==> flow/design.v <==
`timescale 1ns / 1ps
module Cordic_Machine(clock_pulse, reset, x_input, y_input, z_input, x_output, y_output, z_output, flag);
	input clock_pulse;
	input reset;  
	parameter fractional_bit = 22;
	parameter iteration_number = 22;
	input signed [fractional_bit+2:0] x_input;
	input signed [fractional_bit+2:0] y_input;
	input signed [fractional_bit+2:0] z_input;
	output signed [fractional_bit+2:0] x_output;
	output signed [fractional_bit+2:0] y_output;
	output signed [fractional_bit+2:0] z_output;
	output flag;  
	reg signed [fractional_bit+2:0] x_temp_result;
	reg signed [fractional_bit+2:0] y_temp_result;
	reg signed [fractional_bit+2:0] z_temp_result;
	reg [5:0] counter;  
	wire signed [fractional_bit+2:0] LUT_Atan [0:iteration_number];
	assign LUT_Atan[00] = 25'b000_0010000000000000000000;    
	assign LUT_Atan[01] = 25'b000_0001001011100100000000;   
	assign LUT_Atan[02] = 25'b000_0000100111111011001110;  
	assign LUT_Atan[03] = 25'b000_0000010100010001000100;
	assign LUT_Atan[04] = 25'b000_0000001010001011000011;
	assign LUT_Atan[05] = 25'b000_0000000101000101110101;
	assign LUT_Atan[06] = 25'b000_0000000010100010111101;
	assign LUT_Atan[07] = 25'b000_0000000001010001011111;
	assign LUT_Atan[08] = 25'b000_0000000000101000101111;
	assign LUT_Atan[09] = 25'b000_0000000000010100010111;
	assign LUT_Atan[10] = 25'b000_0000000000001010001011;
	assign LUT_Atan[11] = 25'b000_0000000000000101000101;
	assign LUT_Atan[12] = 25'b000_0000000000000010100010;
	assign LUT_Atan[13] = 25'b000_0000000000000001010001;
	assign LUT_Atan[14] = 25'b000_0000000000000000101000;
	assign LUT_Atan[15] = 25'b000_0000000000000000010100;
	assign LUT_Atan[16] = 25'b000_0000000000000000001010;
	assign LUT_Atan[17] = 25'b000_0000000000000000000101;
	assign LUT_Atan[18] = 25'b000_0000000000000000000010;
	assign LUT_Atan[19] = 25'b000_0000000000000000000001;
	assign LUT_Atan[20] = 25'b000_0000000000000000000000;
	assign LUT_Atan[21] = 25'b000_0000000000000000000000;
	assign LUT_Atan[22] = 25'b000_0000000000000000000000;
	always @(posedge clock_pulse) 
		begin
			if (reset)
				begin
					counter <= 0;
				end
			else if (counter == 0) 
				begin
					x_temp_result <= x_input;
					y_temp_result <= y_input;
					z_temp_result <= z_input;
					counter <= counter +1;
				end
			else 
				begin
					x_temp_result <= z_temp_result[fractional_bit+2] ? x_temp_result + (y_temp_result >>> (counter-1))
																					 : x_temp_result - (y_temp_result >>> (counter-1));
					y_temp_result <= z_temp_result[fractional_bit+2] ? y_temp_result - (x_temp_result >>> (counter-1))
																					 : y_temp_result + (x_temp_result >>> (counter-1));
					z_temp_result <= z_temp_result[fractional_bit+2] ? z_temp_result + LUT_Atan[counter-1]
																					 : z_temp_result - LUT_Atan[counter-1];
					counter <= (counter + 1) % (iteration_number);
				end
		end
	assign flag  = (counter == iteration_number-1) ? 1: 0;
	assign x_output = x_temp_result;
	assign y_output = y_temp_result;
	assign z_output = z_temp_result;
endmodule
Hand-over note for Cordic_Machine

### Reports on Cordic_Machine

Module Cordic_Machine before and after one edit of its RTL, step after step.
"before" refers to lines of the RTL above, "after" to lines of the edited file.
"difference" is "after" less "before", of the values as shown; "rel. change" is that difference over "before", in percent.
Operators carry their Yosys type and port widths (W data, S select, Z words).
Cell names lack the library's common part.
Not given: --

* design top: Cordic_Machine
* clock port: clock_pulse
* standard-cell library: sky130hd
* corner: tt_025C_1v80

### The edit

The edit as a unified diff against the file above.
The edit is scripted: it alters the design's behaviour and was not made to optimise anything.

```diff
@@ -1,4 +1,4 @@
 `timescale 1ns / 1ps
-module Cordic_Machine(clock_pulse, reset, x_input, y_input, z_input, x_output, y_output, z_output, flag);
+module Cordic_Machine(clock_pulse, reset, x_input, y_input, z_input, x_output_ext, y_output, z_output, flag);
 	input clock_pulse;
 	input reset;  
@@ -8,8 +8,12 @@
 	input signed [fractional_bit+2:0] y_input;
 	input signed [fractional_bit+2:0] z_input;
-	output signed [fractional_bit+2:0] x_output;
+	output signed [fractional_bit+2:0] x_output_ext;
 	output signed [fractional_bit+2:0] y_output;
 	output signed [fractional_bit+2:0] z_output;
 	output flag;  
+	wire signed [fractional_bit+2:0] x_output;
+	reg signed [fractional_bit+2:0] x_output_dly;
+	always @(posedge clock_pulse) x_output_dly <= x_output;
+	assign x_output_ext = x_output_dly;
 	reg signed [fractional_bit+2:0] x_temp_result;
 	reg signed [fractional_bit+2:0] y_temp_result;
```

### Elaborated design

Counts by Yosys on the flattened word-level netlist (proc, flatten, opt, wreduce; memories kept). Register bits leave out memories and registers merged into their read ports (data or address); mux counts leave out enables and synchronous resets folded into registers. Print and check cells are left out. Cells with the same type and inputs are merged into one.

Cells by class
* add/subtract/negate cells: before 8, after 8, difference 0, rel. change 0.00%
* multiply operators: before 0, after 0, difference 0
* divide/modulo/power cells: before 1, after 1, difference 0, rel. change 0.00%
* $lt $le $gt $ge: before 0, after 0, difference 0
* equal/unequal tests: before 23, after 23, difference 0, rel. change 0.00%
* shift operators: before 2, after 2, difference 0, rel. change 0.00%
* multiplexer cells: before 11, after 11, difference 0, rel. change 0.00%
* bitwise logic cells: before 0, after 0, difference 0
* reductions and logical operators: before 3, after 3, difference 0, rel. change 0.00%

Operators with widths
* $eq A5 B4 Y1 const B: before 8, after 8, difference 0, rel. change 0.00%
* $mux W25: before 8, after 8, difference 0, rel. change 0.00%
* $eq A5 B5 Y1 const B: before 7, after 7, difference 0, rel. change 0.00%
* $eq A5 B3 Y1 const B: before 4, after 4, difference 0, rel. change 0.00%
* $add A25 B25 Y25: before 3, after 3, difference 0, rel. change 0.00%
* $sub A25 B25 Y25: before 3, after 3, difference 0, rel. change 0.00%
* $eq A5 B2 Y1 const B: before 2, after 2, difference 0, rel. change 0.00%
* $sshr A25 B32 Y25: before 2, after 2, difference 0, rel. change 0.00%
* $add A6 B1 Y7 const B: before 1, after 1, difference 0, rel. change 0.00%
* $eq A5 B1 Y1 const B: before 1, after 1, difference 0, rel. change 0.00%
* $eq A6 B5 Y1 const B: before 1, after 1, difference 0, rel. change 0.00%
* $logic_not A5 Y1: before 1, after 1, difference 0, rel. change 0.00%
* $logic_not A6 Y1: before 1, after 1, difference 0, rel. change 0.00%
* $mod A32 B5 Y32 const B: before 1, after 1, difference 0, rel. change 0.00%
* $mux W1: before 1, after 1, difference 0, rel. change 0.00%
* $mux W6: before 1, after 1, difference 0, rel. change 0.00%
* $pmux W25 S21: before 1, after 1, difference 0, rel. change 0.00%
* $reduce_or A3 Y1: before 1, after 1, difference 0, rel. change 0.00%
* $sub A6 B1 Y7 const B: before 1, after 1, difference 0, rel. change 0.00%

Storage and ports
* bits in registers: before 81, after 106, difference +25, rel. change +30.86%
* latch bits: before 0, after 0, difference 0
* bits in writable memories: before 0, after 0, difference 0
* memory bits (read-only): before 0, after 0, difference 0
* clocked read ports x word width: before 0, after 0, difference 0
* memory cells: before 0, after 0, difference 0
* output and inout port bits: before 76, after 76, difference 0, rel. change 0.00%

### Longest topological paths

Yosys ltp: most cells in a row. Word level: on the elaborated netlist, between registers, memories and ports. Mapped: between sequential cells and ports; inverters and the memories' decode and read muxes count.

Logic depth
* depth in word-level cells: before 9, after 9, difference 0, rel. change 0.00%
* ABC_AREA: before 0, after 0
* gate-level depth with buffers: before 34, after 34, difference 0, rel. change 0.00%
* mapped depth without buffers: before 26, after 28, difference +2, rel. change +7.69%

### Mapped cells and area

The flow's flattened synthesis, as Yosys stat reports it; memories are mapped. The netlist is that of the ABC_AREA named above (0 if unset); the other value can give another one.

Mapped netlist
* cell count: before 1507, after 1536, difference +29, rel. change +1.92%
* synthesis area (µm²): before 12431.9, after 12809.8, difference +377.9, rel. change +3.04%
* sequential area (µm²): before 2372.3, after 2872.8, difference +500.5, rel. change +21.10%
* mapped flip-flops: before 81, after 106, difference +25, rel. change +30.86%
* buffers: before 90, after 97, difference +7, rel. change +7.78%

Cells by type
* nand2_1: before 173, after 132, difference -41, rel. change -23.70%
* nor2_1: before 132, after 170, difference +38, rel. change +28.79%
* dfxtp_1: before 6, after 31, difference +25, rel. change +416.67%
* nor3_1: before 18, after 40, difference +22, rel. change +122.22%
* a21o_1: before 31, after 20, difference -11, rel. change -35.48%
* xor2_1: before 68, after 59, difference -9, rel. change -13.24%
* a31oi_1: before 31, after 22, difference -9, rel. change -29.03%
* buf_4: before 14, after 5, difference -9, rel. change -64.29%
* o21ai_1: before 13, after 4, difference -9, rel. change -69.23%
* and2_1: before 7, after 16, difference +9, rel. change +128.57%
* clkbuf_1: before 40, after 48, difference +8, rel. change +20.00%
* nand2b_1: before 10, after 18, difference +8, rel. change +80.00%
* o31ai_1: before 4, after 12, difference +8, rel. change +200.00%
* or3_1: before 3, after 11, difference +8, rel. change +266.67%
* inv_1: before 41, after 34, difference -7, rel. change -17.07%
* nand3_1: before 40, after 33, difference -7, rel. change -17.50%
* o22ai_1: before 15, after 22, difference +7, rel. change +46.67%
* mux2_2: before 14, after 21, difference +7, rel. change +50.00%

Not every row of either side is listed.

### Timing after synthesis

Path of least setup slack by OpenSTA after synthesis, without wires, with an ideal clock, recovery checks aside; 20% of the period is set as input and as output delay. Where synthesis merged equal registers, the netlist keeps one of their names.

Timing path after synthesis
* path type: before register to register, after register to register
* start point: before register counter[0], after register counter[0]
* end point: before register x_temp_result[24], after register y_temp_result[24]
* clock period (ns): before 6.0, after 6.0, difference 0.0, rel. change 0.00%
* launch time at the first pin (ns): before 0.000, after 0.000, difference 0.000
* arrival time (ns): before 6.670, after 6.381, difference -0.289, rel. change -4.33%
* path slack (ns): before -0.933, after -0.659, difference +0.274
* path delay (ns): before 6.933, after 6.659, difference -0.274, rel. change -3.95%
* stages: before 33, after 34, difference +1, rel. change +3.03%
* buffers on the path: before 8, after 7, difference -1, rel. change -12.50%
* synthesis period reached (ns): before 6.933, after 6.659, difference -0.274, rel. change -3.95%

"path delay" is the arrival time less input delay plus setup time.
"stages": output pins that drive a net of the path, with the launching flip-flop's if there is one; two outputs of one cell count as two.
"synthesis period reached" is the clock period less the worst setup slack; recovery checks do not enter. This is arithmetic on one report: input and output delays are still those of the set period (20% each).
The rows between start and end are the longest chain of elaborated cells between them; the timing report does not say that the signal goes this way. Where chains are equally long, one stands for them.
Each line given opens the expression or statement behind the cell; cells for indexed reads and writes are added by Yosys, which also makes memories of some case tables.
A register here has more assigning lines than the two given.

On the way, after synthesis, before:
* cell sequence: dfxtp_1 buf_6 buf_8 buf_6 buf_8 inv_1 ha_1 buf_4 buf_4 buf_2 buf_4 mux4_2 nand2_1 nand3_1 a311o_1 nand3_1 ha_1 nand2b_1 nor4b_4 a21oi_1 xnor2_1 ha_1 a21o_1 a21o_1 a21o_1 a221oi_1 a21oi_1 nor2b_1 a2111oi_0 o21bai_1 a21oi_1 xnor2_1 o21ai_1
* length of the longest elaborated chain: 5
* elaborated cells on any way between the ends: 7
* those cells by class: add/sub (3); shift (1); mux (2); reduce/logical (1)

RTL lines, path after synthesis, before
* start, declared: line 17 `reg [5:0] counter;`
* start, assigned: line 53 `counter <= counter +1;`
* start, assigned: line 63 `counter <= (counter + 1) % (iteration_number);`
* $sub A6 B1 Y7: line 58 `: x_temp_result - (y_temp_result >>> (counter-1));`
* $sshr A25 B32 Y25: line 58
* $sub A25 B25 Y25: line 58
* $mux W25: line 57 `x_temp_result <= z_temp_result[fractional_bit+2] ? x_temp_result + (y_temp_result >>> (counter-1))`
* $mux W25: line 48 `else if (counter == 0)`
* end, assigned: line 50 `x_temp_result <= x_input;`
* end, assigned: line 57
* end, declared: line 14 `reg signed [fractional_bit+2:0] x_temp_result;`

On the way, after synthesis, after:
* cell sequence: dfxtp_1 buf_6 buf_6 inv_1 ha_1 buf_4 xnor2_2 buf_2 buf_2 buf_1 mux4_2 mux2i_1 a21oi_1 o211ai_1 a221oi_1 inv_1 ha_1 o31a_1 nand4b_1 nor3_1 nor2b_1 buf_2 nor2_1 xnor2_1 ha_1 a21o_1 a221o_1 a31oi_1 a21oi_1 a311oi_1 xor2_1 nand2_1 a21oi_1 a311oi_1
* length of the longest elaborated chain: 5
* elaborated cells on any way between the ends: 7
* those cells by class: add/sub (3); shift (1); mux (2); reduce/logical (1)

RTL lines, path after synthesis, after
* start, declared: line 21 `reg [5:0] counter;`
* start, assigned: line 57 `counter <= counter +1;`
* start, assigned: line 67 `counter <= (counter + 1) % (iteration_number);`
* $sub A6 B1 Y7: line 64 `: y_temp_result + (x_temp_result >>> (counter-1));`
* $sshr A25 B32 Y25: line 64
* $add A25 B25 Y25: line 64
* $mux W25: line 63 `y_temp_result <= z_temp_result[fractional_bit+2] ? y_temp_result - (x_temp_result >>> (counter-1))`
* $mux W25: line 52 `else if (counter == 0)`
* end, assigned: line 55 `y_temp_result <= y_input;`
* end, assigned: line 63
* end, declared: line 19 `reg signed [fractional_bit+2:0] y_temp_result;`

### Worst path after layout

Path of least setup slack in the final report of the runs of set A (OpenROAD, finished layout, wires in). Where an end is a register, its clock arrival counts in the times.

Timing path after layout
* path type: before register to register, after register to register
* start point: before register counter[0], after register counter[0]
* end point: before register y_temp_result[24], after register y_temp_result[24]
* clock period (ns): before 6.0, after 6.0, difference 0.0, rel. change 0.00%
* launch time at the first pin (ns): before 0.38, after 0.40, difference +0.02, rel. change +5.26%
* arrival time (ns): before 6.05, after 6.01, difference -0.04, rel. change -0.66%
* path slack (ns): before 0.19, after 0.12, difference -0.07
* stages: before 30, after 28, difference -2, rel. change -6.67%
* buffers on the path: before 5, after 5, difference 0, rel. change 0.00%

The rows between start and end are the longest chain of elaborated cells between them; the timing report does not say that the signal goes this way. Where chains are equally long, one stands for them.
A register here has more assigning lines than the two given.

On the way, after layout, before:
* cell sequence: dfxtp_4 clkinvlp_4 ha_4 or3b_4 buf_12 clkbuf_16 o21ai_4 buf_4 o221ai_1 buf_4 a221oi_2 inv_1 ha_1 nor2b_2 and4bb_2 a21oi_2 xor2_1 ha_1 a21o_1 a21oi_2 nand2_1 a211oi_2 buf_4 o31a_1 a21oi_2 nand4_1 nand2_1 a21oi_2 xnor3_1 a21oi_2
* length of the longest elaborated chain: 5
* elaborated cells on any way between the ends: 7
* those cells by class: add/sub (3); shift (1); mux (2); reduce/logical (1)

RTL lines, path after layout, before
* start, declared: line 17 `reg [5:0] counter;`
* start, assigned: line 53 `counter <= counter +1;`
* start, assigned: line 63 `counter <= (counter + 1) % (iteration_number);`
* $sub A6 B1 Y7: line 60 `: y_temp_result + (x_temp_result >>> (counter-1));`
* $sshr A25 B32 Y25: line 60
* $add A25 B25 Y25: line 60
* $mux W25: line 59 `y_temp_result <= z_temp_result[fractional_bit+2] ? y_temp_result - (x_temp_result >>> (counter-1))`
* $mux W25: line 48 `else if (counter == 0)`
* end, assigned: line 51 `y_temp_result <= y_input;`
* end, assigned: line 59
* end, declared: line 15 `reg signed [fractional_bit+2:0] y_temp_result;`

On the way, after layout, after:
* cell sequence: dfxtp_4 clkinvlp_4 ha_4 buf_12 xnor2_4 buf_12 buf_4 mux2_2 mux2_2 o21ai_0 buf_4 a221oi_2 nor3b_4 or4b_4 nor4_4 buf_4 a21oi_1 nor3_2 ha_1 and3_4 a221o_1 a31oi_2 a21oi_2 a311oi_2 xor2_1 nand2_1 a21oi_1 a311oi_1
* length of the longest elaborated chain: 5
* elaborated cells on any way between the ends: 7
* those cells by class: add/sub (3); shift (1); mux (2); reduce/logical (1)

RTL lines, path after layout, after
* start, declared: line 21 `reg [5:0] counter;`
* start, assigned: line 57 `counter <= counter +1;`
* start, assigned: line 67 `counter <= (counter + 1) % (iteration_number);`
* $sub A6 B1 Y7: line 64 `: y_temp_result + (x_temp_result >>> (counter-1));`
* $sshr A25 B32 Y25: line 64
* $add A25 B25 Y25: line 64
* $mux W25: line 63 `y_temp_result <= z_temp_result[fractional_bit+2] ? y_temp_result - (x_temp_result >>> (counter-1))`
* $mux W25: line 52 `else if (counter == 0)`
* end, assigned: line 55 `y_temp_result <= y_input;`
* end, assigned: line 63
* end, declared: line 19 `reg signed [fractional_bit+2:0] y_temp_result;`

### Measured runs

Runs of the flow (Yosys, OpenROAD) on both versions; the two runs of a pair have the same settings. The constraints put input and output delay at 20% of the set period each and load the outputs with 0.01 pF.

Settings, set A:
* CORE_UTILIZATION: 40
* period_ns: 6.0
* CAP_MARGIN: 20
* CORE_MARGIN: 2
* SLEW_MARGIN: 20

Results, set A
* chip area after synthesis (Yosys) (µm²): before 12431.9, after 12809.8, difference +377.9, rel. change +3.04%
* overall die area (µm²): before 32506.3, after 33472.5, difference +966.2, rel. change +2.97%
* standard-cell area after layout (µm²): before 16698.5, after 17504.3, difference +805.8, rel. change +4.83%
* post-route utilization (%): before 54.6, after 55.5, difference +0.9
* worst setup slack after layout (ns): before 0.195, after 0.122, difference -0.073
* setup TNS (ns): before 0.000, after 0.000, difference 0.000
* worst hold slack (ns): before 0.725, after 0.423, difference -0.302
* reached clock period (ns): before 5.805, after 5.878, difference +0.073, rel. change +1.26%

"reached clock period" is the run's clock period less its worst setup slack. It is reckoned from that one timing run; input and output delays stay at 20% of the period that was set.

End of note.
